==> flow/design.v <==
`timescale 1ns / 1ps
module addkeyancon(data_in,k1,k,data_out);
 input[63:0] data_in,k1,k;
 output[63:0] data_out;
 assign data_out = data_in ^ k1 ^ k;
endmodule
`timescale 1ns / 1ps
module linear_mprime(data_in,data_out);
	input [63:0] data_in;
	output [63:0] data_out;
	wire [31:0] ims;
    		  assign ims[0] = data_in[59] ^ data_in[55];
		  assign ims[1] = data_in[54] ^ data_in[50];		  
		  assign ims[2] = data_in[61] ^ data_in[49];
		  assign ims[3] = data_in[60] ^ data_in[56];
        assign data_out[63] = ims[0] ^ data_in[51];
        assign data_out[62] = data_in[62] ^ ims[1];
        assign data_out[61] = data_in[57] ^ ims[2];
        assign data_out[60] = ims[3] ^ data_in[52];
        assign data_out[59] = data_in[63] ^ ims[0];
        assign data_out[58] = data_in[58] ^ ims[1];
        assign data_out[57] = data_in[53] ^ ims[2];
        assign data_out[56] = ims[3] ^ data_in[48];
		  assign ims[4] = data_in[63] ^ data_in[51];
		  assign ims[5] = data_in[62] ^ data_in[58];		  
		  assign ims[6] = data_in[57] ^ data_in[53];
		  assign ims[7] = data_in[52] ^ data_in[48];
        assign data_out[55] = data_in[59] ^ ims[4];
        assign data_out[54] = ims[5] ^ data_in[54];
        assign data_out[53] = ims[6] ^ data_in[49];
        assign data_out[52] = data_in[60] ^ ims[7];
        assign data_out[51] = data_in[55] ^ ims[4];
        assign data_out[50] = ims[5] ^ data_in[50];
        assign data_out[49] = data_in[61] ^ ims[6];
        assign data_out[48] = data_in[56] ^ ims[7];
		  assign ims[8] = data_in[47] ^ data_in[43];
		  assign ims[9] = data_in[42] ^ data_in[38];		  
		  assign ims[10] = data_in[37] ^ data_in[33];
		  assign ims[11] = data_in[44] ^ data_in[32];
        assign data_out[47] = ims[8] ^ data_in[39];
        assign data_out[46] = ims[9] ^ data_in[34];
        assign data_out[45] = data_in[45] ^ ims[10];
        assign data_out[44] = ims[11] ^ data_in[40];
        assign data_out[43] = ims[8] ^ data_in[35];
        assign data_out[42] = data_in[46] ^ ims[9];
        assign data_out[41] = data_in[41] ^ ims[10];
        assign data_out[40] = ims[11] ^ data_in[36];
		  assign ims[12] = data_in[39] ^ data_in[35];
		  assign ims[13] = data_in[46] ^ data_in[34];		  
		  assign ims[14] = data_in[45] ^ data_in[41];
		  assign ims[15] = data_in[40] ^ data_in[36];
		  assign data_out[39] = data_in[47] ^ ims[12];
        assign data_out[38] = ims[13] ^ data_in[42];
        assign data_out[37] = ims[14] ^ data_in[37];
        assign data_out[36] = ims[15] ^ data_in[32];
        assign data_out[35] = data_in[43] ^ ims[12];
        assign data_out[34] = ims[13] ^ data_in[38];
        assign data_out[33] = ims[14] ^ data_in[33];
        assign data_out[32] = data_in[44] ^ ims[15];
		  assign ims[16] = data_in[31] ^ data_in[27];
		  assign ims[17] = data_in[26] ^ data_in[22];		  
		  assign ims[18] = data_in[21] ^ data_in[17];
		  assign ims[19] = data_in[28] ^ data_in[16];
        assign data_out[31] = ims[16] ^ data_in[23];
        assign data_out[30] = ims[17] ^ data_in[18];
        assign data_out[29] = data_in[29] ^ ims[18];
        assign data_out[28] = ims[19] ^ data_in[24];
        assign data_out[27] = ims[16] ^ data_in[19];
        assign data_out[26] = data_in[30] ^ ims[17];
        assign data_out[25] = data_in[25] ^ ims[18];
        assign data_out[24] = ims[19] ^ data_in[20];
		  assign ims[20] = data_in[23] ^ data_in[19];
		  assign ims[21] = data_in[30] ^ data_in[18];		  
		  assign ims[22] = data_in[29] ^ data_in[25];
		  assign ims[23] = data_in[24] ^ data_in[20];
        assign data_out[23] = data_in[31] ^ ims[20];
        assign data_out[22] = ims[21] ^ data_in[26];
        assign data_out[21] = ims[22] ^ data_in[21];
        assign data_out[20] = ims[23] ^ data_in[16];
        assign data_out[19] = data_in[27] ^ ims[20];
        assign data_out[18] = ims[21] ^ data_in[22];
        assign data_out[17] = ims[22] ^ data_in[17];
        assign data_out[16] = data_in[28] ^ ims[23];
		  assign ims[24] = data_in[11] ^ data_in[7];
		  assign ims[25] = data_in[6]  ^ data_in[2];		  
		  assign ims[26] = data_in[13] ^ data_in[1];
		  assign ims[27] = data_in[12] ^ data_in[8];
        assign data_out[15] = ims[24] ^ data_in[3];
        assign data_out[14] = data_in[14] ^ ims[25];
        assign data_out[13] = ims[26] ^ data_in[9];
        assign data_out[12] = ims[27] ^ data_in[4];
        assign data_out[11] = data_in[15] ^ ims[24];
        assign data_out[10] = data_in[10] ^ ims[25];
        assign data_out[9]  = ims[26] ^ data_in[5];
        assign data_out[8]  = ims[27] ^ data_in[0];
		  assign ims[28] = data_in[15] ^ data_in[3];
		  assign ims[29] = data_in[14] ^ data_in[10];		  
		  assign ims[30] = data_in[9] ^ data_in[5];
		  assign ims[31] = data_in[4] ^ data_in[0];
        assign data_out[7]  = ims[28] ^ data_in[11];
        assign data_out[6]  = ims[29] ^ data_in[6];
        assign data_out[5]  = ims[30] ^ data_in[1];
        assign data_out[4]  = data_in[12] ^ ims[31];
        assign data_out[3]  = ims[28] ^ data_in[7];
        assign data_out[2]  = ims[29] ^ data_in[2];
        assign data_out[1]  = ims[30] ^ data_in[13];
        assign data_out[0]  = data_in[8] ^ ims[31];
endmodule
`timescale 1ns / 1ps
module linear_m(data_in,data_out);
	input [63:0] data_in;
	output [63:0] data_out;
	wire [63:0] mp;
   linear_mprime mp1(data_in, mp);
	assign data_out[63:60] = mp[63:60];
	assign data_out[59:56] = mp[43:40];
	assign data_out[55:52] = mp[23:20];
	assign data_out[51:48] = mp[3:0];
	assign data_out[47:44] = mp[47:44];
	assign data_out[43:40] = mp[27:24];
	assign data_out[39:36] = mp[7:4];
	assign data_out[35:32] = mp[51:48];
	assign data_out[31:28] = mp[31:28];
	assign data_out[27:24] = mp[11:8];
	assign data_out[23:20] = mp[55:52];
	assign data_out[19:16] = mp[35:32];
	assign data_out[15:12] = mp[15:12];
	assign data_out[11:8]  = mp[59:56];
	assign data_out[7:4]   = mp[39:36];
	assign data_out[3:0]   = mp[19:16];
endmodule
`timescale 1ns / 1ps
module linear_m_inv(data_in,data_out);
	input [63:0] data_in;
	output [63:0] data_out;
	wire [63:0] mp;
	assign mp[63:60] = data_in[63:60];
	assign mp[59:56] = data_in[11:8];
	assign mp[55:52] = data_in[23:20];
	assign mp[51:48] = data_in[35:32];
	assign mp[47:44] = data_in[47:44];
	assign mp[43:40] = data_in[59:56];
	assign mp[39:36] = data_in[7:4];
	assign mp[35:32] = data_in[19:16];
	assign mp[31:28] = data_in[31:28];
	assign mp[27:24] = data_in[43:40];
	assign mp[23:20] = data_in[55:52];
	assign mp[19:16] = data_in[3:0];
	assign mp[15:12] = data_in[15:12];
	assign mp[11:8]  = data_in[27:24];
	assign mp[7:4]   = data_in[39:36];
	assign mp[3:0]   = data_in[51:48];
	linear_mprime mp0(mp,data_out);
endmodule
`timescale 1ns / 1ps
module prince_core(data_in,key,rc,data_out);
	input[63:0] data_in,key,rc;
	output [63:0] data_out;
	wire [63:0] sb_out,m_out,m_out0,xor_out;
	sbox s1(data_in,sb_out);
	linear_m m_0(sb_out,m_out);
	addkeyancon akc1(m_out,key,rc,data_out);
endmodule
module prince_core1(data_in,key,rc,data_out);
	input[63:0] data_in,key,rc;
	output [63:0] data_out;
	wire [63:0] m_out,xor_out;
	addkeyancon akc2(data_in,key,rc,xor_out);
	linear_m_inv m_1(xor_out,m_out);
	invsbox s1(m_out,data_out);
endmodule
module sbox(data_in,data_out);
	input [63:0] data_in;
	output [63:0] data_out;
	function [3:0] sb;
		input [3:0] x;
		case (x)
			4'h0: sb = 4'd11; 4'h1: sb = 4'd15; 4'h2: sb = 4'd3;  4'h3: sb = 4'd2;
			4'h4: sb = 4'd10; 4'h5: sb = 4'd12; 4'h6: sb = 4'd9;  4'h7: sb = 4'd1;
			4'h8: sb = 4'd6;  4'h9: sb = 4'd7;  4'ha: sb = 4'd8;  4'hb: sb = 4'd0;
			4'hc: sb = 4'd14; 4'hd: sb = 4'd5;  4'he: sb = 4'd13; default: sb = 4'd4;
		endcase
	endfunction
	assign data_out={
	  sb(data_in[63:60]),sb(data_in[59:56]),sb(data_in[55:52]),sb(data_in[51:48]),
	  sb(data_in[47:44]),sb(data_in[43:40]),sb(data_in[39:36]),sb(data_in[35:32]),
	  sb(data_in[31:28]),sb(data_in[27:24]),sb(data_in[23:20]),sb(data_in[19:16]),
	  sb(data_in[15:12]),sb(data_in[11: 8]),sb(data_in[ 7: 4]),sb(data_in[ 3: 0])
	};
endmodule
module invsbox(data_in,data_out);
	input [63:0] data_in;
	output [63:0] data_out;
	function [3:0] isb;
		input [3:0] x;
		case (x)
			4'h0: isb = 4'd11; 4'h1: isb = 4'd7;  4'h2: isb = 4'd3;  4'h3: isb = 4'd2;
			4'h4: isb = 4'd15; 4'h5: isb = 4'd13; 4'h6: isb = 4'd8;  4'h7: isb = 4'd9;
			4'h8: isb = 4'd10; 4'h9: isb = 4'd6;  4'ha: isb = 4'd4;  4'hb: isb = 4'd0;
			4'hc: isb = 4'd5;  4'hd: isb = 4'd14; 4'he: isb = 4'd12; default: isb = 4'd1;
		endcase
	endfunction
	assign data_out={
	  isb(data_in[63:60]),isb(data_in[59:56]),isb(data_in[55:52]),isb(data_in[51:48]),
	  isb(data_in[47:44]),isb(data_in[43:40]),isb(data_in[39:36]),isb(data_in[35:32]),
	  isb(data_in[31:28]),isb(data_in[27:24]),isb(data_in[23:20]),isb(data_in[19:16]),
	  isb(data_in[15:12]),isb(data_in[11: 8]),isb(data_in[ 7: 4]),isb(data_in[ 3: 0])
	};
endmodule
`timescale 1ns / 1ps
module prince_top(plaintext,key,ciphertext);
	input [63:0] plaintext;
	input [127:0] key;
	output [63:0] ciphertext;	
	wire [63:0] m[0:11],m1,m2,subkey;
	wire [63:0] ai[1:5];
	assign ai[1]=64'h13198A2E03707344;
	assign ai[2]=64'hA4093822299F31D0;
	assign ai[3]=64'h082EFA98EC4E6C89;
	assign ai[4]=64'h452821E638D01377;
	assign ai[5]=64'hBE5466CF34E90C6C;
	addkeyancon akc1(plaintext,key[127:64],key[63:0],m[0]);
	prince_core p001(m[0],key[63:0],ai[1],m[1]);
	prince_core p011(m[1],key[63:0],ai[2],m[2]);
	prince_core p021(m[2],key[63:0],ai[3],m[3]);
	prince_core p031(m[3],key[63:0],ai[4],m[4]);
	prince_core p041(m[4],key[63:0],ai[5],m[5]);
	sbox s1(m[5],m1);
	linear_mprime mm1(m1,m2);
	invsbox ss1(m2,m[6]);
	getk11 k11(key[63:0],subkey);
	prince_core1 p101(m[6],subkey,ai[5],m[7]);	
	prince_core1 p111(m[7],subkey,ai[4],m[8]);	
	prince_core1 p121(m[8],subkey,ai[3],m[9]);
	prince_core1 p131(m[9],subkey,ai[2],m[10]);
	prince_core1 p141(m[10],subkey,ai[1],m[11]);
   addkeyancon akc31(m[11],subkey,{key[64],key[127:66],key[65]^ key[127]},ciphertext);	
endmodule
module getk11(key,wk);
   input  [63:0] key;
   output [63:0] wk;
	assign wk = {~key[63:62],key[61:56],~key[55],key[54],~key[53],
		key[52],~key[51:50],key[49:46],~key[45],key[44],
		~key[43],key[42:41],~key[40:39],key[38],~key[37:36],
		key[35],~key[34:30],key[29:28],~key[27],key[26:25],
		~key[24],key[23],~key[22:18],key[17:15],~key[14],
		key[13],~key[12],key[11:8],~key[7:6],key[5],
		~key[4:2],key[1],~key[0]};
endmodule
module prince_enc (
    input  wire         clk,
    input  wire         rst,         
    input  wire         in_valid,
    output wire         in_ready,
    input  wire [63:0]  plaintext,
    input  wire [127:0] key,         
    output reg          out_valid,
    output reg  [63:0]  ciphertext
);
    reg         v1;
    reg [63:0]  pt_r;
    reg [127:0] key_r;
    wire [63:0] ct;
    assign in_ready = 1'b1;
    always @(posedge clk) begin
        if (rst) begin
            v1        <= 1'b0;
            out_valid <= 1'b0;
        end else begin
            v1        <= in_valid;
            out_valid <= v1;
        end
    end
    always @(posedge clk) begin
        if (in_valid) begin
            pt_r  <= plaintext;
            key_r <= key;
        end
        if (v1)
            ciphertext <= ct;
    end
    prince_top u_prince (
        .plaintext  (pt_r),
        .key        (key_r),
        .ciphertext (ct)
    );
endmodule
# == Step by step through the tools: prince_enc ==
# What the tools print for prince_enc, step after step.
# Line numbers count from 1 in the design file above.
# Operators: Yosys type, input widths -> output width; for muxes data width and select width s.
# The mark -- stands for no value.
# design
top_module,prince_enc
clock,clk
lib,sky130hd
corner,tt_025C_1v80

# == Word level ==
# Source: Yosys, flattened and elaborated, memories not mapped. Widths are those after wreduce; folded enables and synchronous resets count as part of the registers. Registers that Yosys merges into a memory's read port (data or address) are not register bits. Print and check cells do not count. Equal cells are merged and count once.
# Yosys's memory passes give these memory sizes; they may raise the number of words (mostly to a power of two), join words into wider ones and drop unused or constant bits.
# word_totals
register_bits,258
rom_bits,12288
mem_count,192
in_bits,195
elab_cells,1295
# memory_table
name,words,width,read_ports,write_ports,line,source
(name not given),16,4,1,0,177,case (x)
(name not given),16,4,1,0,177,
(name not given),16,4,1,0,177,
(name not given),16,4,1,0,177,
(name not given),16,4,1,0,177,
(name not given),16,4,1,0,177,
# Further memories, not shown: 186.
# op_classes
bitwise,1098
# op_table
cell,count
$xor 1x1->1,1057
$xor 64x64->64,14
$not 25->25,4
$not 33->33,2
$not 30->30,2
$not 27->27,2
$not 2->2,5
$not 5->5,2
$not 1->1,9
$not 3->3,1

# == Logic depth ==
# Depth = most cells in a row (Yosys ltp): at word level without a register or memory, in the mapped netlist without a sequential cell, where the memories' decode and read muxes count.
# depth
depth_word,5
abc_area,0
ltp_mapped,90
depth_no_buf,89

# == Netlist ==
# The flow's flattened synthesis, as Yosys stat reports it; memories are mapped. The netlist is that of the ABC_AREA named above (0 if unset); the other value can give another one.
# Totals and module areas in this step are rounded.
# synth_totals
cell_count,6636
mapped_area_um2,63260
ff_cells,258
# types
type,count
sky130_fd_sc_hd__xnor2_1,911
sky130_fd_sc_hd__ha_1,630
sky130_fd_sc_hd__edfxtp_1,256
sky130_fd_sc_hd__xnor3_1,267
sky130_fd_sc_hd__mux2i_1,389
sky130_fd_sc_hd__xor2_1,369
sky130_fd_sc_hd__inv_1,542
sky130_fd_sc_hd__xor3_1,70
sky130_fd_sc_hd__xnor2_2,76
sky130_fd_sc_hd__a21oi_1,235
sky130_fd_sc_hd__nor2_1,269
sky130_fd_sc_hd__mux2_2,84
sky130_fd_sc_hd__o211ai_1,126
sky130_fd_sc_hd__o21ai_0,184
sky130_fd_sc_hd__a211oi_1,115
sky130_fd_sc_hd__nand2_1,212
sky130_fd_sc_hd__nand3_1,134
sky130_fd_sc_hd__o211a_1,58
# Other cell types: 127; their cells: 1709.
# The figures by module come from a second, unflattened synthesis with its own total; it is not the netlist above.
# hier_totals
hier_cells,5419
area_unflattened_um2,72920
# Each row is one instance without its submodules.
# modules
module,n_inst,n_cells,area_um2,seq_area_um2
addkeyancon,12,64,1521,0.0
linear_mprime,11,64,1642,0.0
invsbox,6,288,2471,0.0
sbox,6,315,2275,0.0
prince_enc,1,262,7751,7727
getk11,1,64,360.3,0.0
prince_top,1,3,16.3,0.0
linear_m,5,0,0.0,0.0
linear_m_inv,5,0,0.0,0.0
prince_core,5,0,0.0,0.0
prince_core1,5,0,0.0,0.0

# == Worst setup path after synthesis ==
# OpenSTA on the mapped netlist: ideal clock, no wires. The path of least setup slack (recovery checks aside). Input and output delay are each 20% of the period. Register names are those of the netlist, which keeps one name where synthesis merged equal registers.
# synth_path
path_kind,reg-to-reg
from,register key_r[44]
to,register ciphertext[16]
tclk_ns,22.0
setup_ns,0.260
arrival_time_ns,17.448
t_required_ns,21.740
setup_slack_ns,4.292
path_delay_ns,17.708
path_stages,78
path_buffers,2
period_less_setup_slack_ns,17.708
# "path_delay_ns" = arrival - input delay + setup time.
# "path_stages": output pins that drive a net of the path, with the launching flip-flop's if there is one; two outputs of one cell count as two.
# "period_less_setup_slack_ns" is the clock period less the worst setup slack; recovery checks do not enter. This is arithmetic on one report: input and output delays are still those of the set period (20% each).
# Between the ends stands the longest chain of elaborated cells between them, by number of cells; it is not shown to be the way that was timed. Of several equally long chains one is given.
# Each line given opens the expression or statement behind the cell; cells for indexed reads and writes are added by Yosys, which also makes memories of some case tables.
# A memory read counts as a cell of the chain, while the word-level depth stops at memories.
# synth_between
path_cell_list,sky130_fd_sc_hd__edfxtp_1 sky130_fd_sc_hd__clkbuf_1 sky130_fd_sc_hd__buf_1 sky130_fd_sc_hd__xnor2_1 sky130_fd_sc_hd__xnor2_1 sky130_fd_sc_hd__inv_1 sky130_fd_sc_hd__ha_1 sky130_fd_sc_hd__or2_1 sky130_fd_sc_hd__and3_1 sky130_fd_sc_hd__or4_1 sky130_fd_sc_hd__nand2_1 sky130_fd_sc_hd__inv_1 sky130_fd_sc_hd__ha_1 sky130_fd_sc_hd__and3_1 sky130_fd_sc_hd__a211oi_1 sky130_fd_sc_hd__or2_2 sky130_fd_sc_hd__xor2_1 sky130_fd_sc_hd__xnor2_1 (+42 left out) sky130_fd_sc_hd__a211o_1 sky130_fd_sc_hd__a211oi_1 sky130_fd_sc_hd__nor4_4 sky130_fd_sc_hd__nor3b_1 sky130_fd_sc_hd__or4_1 sky130_fd_sc_hd__nand2_1 sky130_fd_sc_hd__inv_2 sky130_fd_sc_hd__ha_1 sky130_fd_sc_hd__and3_1 sky130_fd_sc_hd__a31oi_1 sky130_fd_sc_hd__xnor2_1 sky130_fd_sc_hd__xor2_1 sky130_fd_sc_hd__xnor2_1 sky130_fd_sc_hd__inv_1 sky130_fd_sc_hd__ha_1 sky130_fd_sc_hd__mux2_1 sky130_fd_sc_hd__o21ai_1 sky130_fd_sc_hd__xnor2_1
elab_chain_len,57
cells_between,953
cone_lines,99
cone_classes,815 x logic; 138 x memory
# synth_rtl
item,line,source
"start, declared",262,reg [127:0] key_r;
"start, assigned",277,key_r <= key;
$xor 64x64->64,5,assign data_out = data_in ^ k1 ^ k;
$mem_v2 16x4,177,case (x)
$xor 1x1->1,36,assign ims[8] = data_in[47] ^ data_in[43];
$xor 1x1->1,40,assign data_out[47] = ims[8] ^ data_in[39];
$xor 64x64->64,5,
$not 25->25,--,
$mem_v2 16x4,177,
(+42 left out),--,
$mem_v2 16x4,196,case (x)
$xor 64x64->64,5,
$not 25->25,--,
$xor 1x1->1,75,assign ims[23] = data_in[24] ^ data_in[20];
$xor 1x1->1,83,assign data_out[16] = data_in[28] ^ ims[23];
$mem_v2 16x4,196,
$xor 64x64->64 (2 in a row),5,
"end, assigned",280,ciphertext <= ct;
"end, declared",258,output reg  [63:0]  ciphertext

# == Timing after layout ==
# From the final timing report of record 2: the path of least setup slack in the routed layout; clock arrival at registers is part of the times.
# layout_path
path_kind,reg-to-reg
from,register key_r[44]
to,register ciphertext[32]
tclk_ns,26.5
setup_ns,0.25
arrival_time_ns,22.28
t_required_ns,26.84
setup_slack_ns,4.56
path_stages,78
path_buffers,1
# Between the ends stands the longest chain of elaborated cells between them, by number of cells; it is not shown to be the way that was timed. Of several equally long chains one is given.
# A memory read counts as a cell of the chain, while the word-level depth stops at memories.
# layout_between
path_cell_list,sky130_fd_sc_hd__edfxtp_1 sky130_fd_sc_hd__buf_4 sky130_fd_sc_hd__xnor2_1 sky130_fd_sc_hd__xnor2_1 sky130_fd_sc_hd__inv_1 sky130_fd_sc_hd__ha_1 sky130_fd_sc_hd__or2_1 sky130_fd_sc_hd__and3_1 sky130_fd_sc_hd__or4_1 sky130_fd_sc_hd__nand2_1 sky130_fd_sc_hd__inv_1 sky130_fd_sc_hd__ha_1 sky130_fd_sc_hd__and3_1 sky130_fd_sc_hd__a211oi_1 sky130_fd_sc_hd__o21ai_0 sky130_fd_sc_hd__a22oi_1 sky130_fd_sc_hd__a41oi_4 sky130_fd_sc_hd__ha_1 (+42 left out) sky130_fd_sc_hd__xnor2_1 sky130_fd_sc_hd__inv_1 sky130_fd_sc_hd__ha_1 sky130_fd_sc_hd__a22oi_1 sky130_fd_sc_hd__xor2_1 sky130_fd_sc_hd__xnor2_1 sky130_fd_sc_hd__xnor2_1 sky130_fd_sc_hd__inv_1 sky130_fd_sc_hd__ha_1 sky130_fd_sc_hd__nand2_1 sky130_fd_sc_hd__nor2_1 sky130_fd_sc_hd__a21oi_1 sky130_fd_sc_hd__xor2_1 sky130_fd_sc_hd__xnor2_1 sky130_fd_sc_hd__inv_1 sky130_fd_sc_hd__ha_1 sky130_fd_sc_hd__a32oi_1 sky130_fd_sc_hd__xnor2_1
elab_chain_len,57
cells_between,953
cone_lines,99
cone_classes,815 x logic; 138 x memory
# layout_rtl
item,line,source
"start, declared",262,reg [127:0] key_r;
"start, assigned",277,key_r <= key;
$xor 64x64->64,5,assign data_out = data_in ^ k1 ^ k;
$mem_v2 16x4,177,case (x)
$xor 1x1->1,49,assign ims[13] = data_in[46] ^ data_in[34];
$xor 1x1->1,53,assign data_out[38] = ims[13] ^ data_in[42];
$xor 64x64->64,5,
$not 25->25,--,
$mem_v2 16x4,177,
(+42 left out),--,
$mem_v2 16x4,196,case (x)
$xor 64x64->64,5,
$not 25->25,--,
$xor 1x1->1,51,assign ims[15] = data_in[40] ^ data_in[36];
$xor 1x1->1,59,assign data_out[32] = data_in[44] ^ ims[15];
$mem_v2 16x4,196,
$xor 64x64->64 (2 in a row),5,
"end, assigned",280,ciphertext <= ct;
"end, declared",258,output reg  [63:0]  ciphertext

## Implementation results

Settings and measured results of 3 stored flow runs for module prince_enc (sky130hd), not sorted in any way. The constraints put input and output delay at 20% of the set period each and load the outputs with 0.01 pF.
"period_reached_ns" is the run's clock period less its worst setup slack. It is reckoned from that one timing run; input and output delays stay at 20% of the period that was set.
Values from the reports are rounded here.

Record 1, flow files:
==> flow/run.sh <==
#!/bin/bash
# the make line also repeats the synthesis and layout settings of config.mk as NAME=value (left out here)
make -C /OpenROAD-flow-scripts/flow DESIGN_CONFIG=/design/flow/config.mk WORK_HOME=/design/flow/orfs CLKGATE_MAP_FILE= finish
==> flow/config.mk <==
export PLATFORM = sky130hd
export DESIGN_NAME = prince_enc
export DESIGN_NICKNAME = prince_enc
export VERILOG_FILES = /design/flow/design.v
export SDC_FILE = /design/flow/constraint.sdc
export NUM_CORES = 4
export LEC_CHECK = 0
export CAP_MARGIN = 20
export CELL_PAD_IN_SITES_GLOBAL_PLACEMENT = 2
export CORE_ASPECT_RATIO = 0.61
export CORE_MARGIN = 10
export CORE_UTILIZATION = 40
export CTS_CLUSTER_SIZE = 29
export GPL_TIMING_DRIVEN = 0
export MAX_ROUTING_LAYER = met4
export MIN_ROUTING_LAYER = met2
export PLACE_DENSITY_LB_ADDON = 0.22
export SLEW_MARGIN = 25
export TNS_END_PERCENT = 55
==> flow/constraint.sdc <==
create_clock -name core_clock -period 22.0 [get_ports {clk}]
set_input_delay 4.4000 -clock core_clock [delete_from_list [all_inputs] [get_ports {clk}]]
set_output_delay 4.4000 -clock core_clock [all_outputs]
set_load 0.01 [all_outputs]

Record 1: not finished: routing ended with error GRT-0116

Record 2, flow files:
==> flow/run.sh <==
#!/bin/bash
# the make line also repeats the synthesis and layout settings of config.mk as NAME=value (left out here)
make -C /OpenROAD-flow-scripts/flow DESIGN_CONFIG=/design/flow/config.mk WORK_HOME=/design/flow/orfs CLKGATE_MAP_FILE= finish
==> flow/config.mk <==
export PLATFORM = sky130hd
export DESIGN_NAME = prince_enc
export DESIGN_NICKNAME = prince_enc
export VERILOG_FILES = /design/flow/design.v
export SDC_FILE = /design/flow/constraint.sdc
export NUM_CORES = 4
export LEC_CHECK = 0
export CAP_MARGIN = 20
export CORE_MARGIN = 2
export CORE_UTILIZATION = 40
export PLACE_DENSITY = 0.6
export SLEW_MARGIN = 20
==> flow/constraint.sdc <==
create_clock -name core_clock -period 26.5 [get_ports {clk}]
set_input_delay 5.3000 -clock core_clock [delete_from_list [all_inputs] [get_ports {clk}]]
set_output_delay 5.3000 -clock core_clock [all_outputs]
set_load 0.01 [all_outputs]

==> results of record 2, as CSV <==
result,value
final_die_area_um2,161400
yosys_chip_area_um2,63260
fin_hold_ws_ns,0.676
worstSetupSlack_ns,4.562
period_reached_ns,21.938
final_cell_area_um2,69260
tns_ns,0.000

Record 3, flow files:
==> flow/run.sh <==
#!/bin/bash
# the make line also repeats the synthesis and layout settings of config.mk as NAME=value (left out here)
make -C /OpenROAD-flow-scripts/flow DESIGN_CONFIG=/design/flow/config.mk WORK_HOME=/design/flow/orfs CLKGATE_MAP_FILE= finish
==> flow/config.mk <==
export PLATFORM = sky130hd
export DESIGN_NAME = prince_enc
export DESIGN_NICKNAME = prince_enc
export VERILOG_FILES = /design/flow/design.v
export SDC_FILE = /design/flow/constraint.sdc
export NUM_CORES = 4
export LEC_CHECK = 0
export CAP_MARGIN = 20
export CORE_MARGIN = 2
export CORE_UTILIZATION = 46
export PLACE_DENSITY = 0.6
export SLEW_MARGIN = 20
==> flow/constraint.sdc <==
create_clock -name core_clock -period 21.4 [get_ports {clk}]
set_input_delay 4.2800 -clock core_clock [delete_from_list [all_inputs] [get_ports {clk}]]
set_output_delay 4.2800 -clock core_clock [all_outputs]
set_load 0.01 [all_outputs]

==> results of record 3, as CSV <==
result,value
final_die_area_um2,140500
yosys_chip_area_um2,63260
fin_hold_ws_ns,0.653
worstSetupSlack_ns,0.753
period_reached_ns,20.647
final_cell_area_um2,69800
tns_ns,0.000
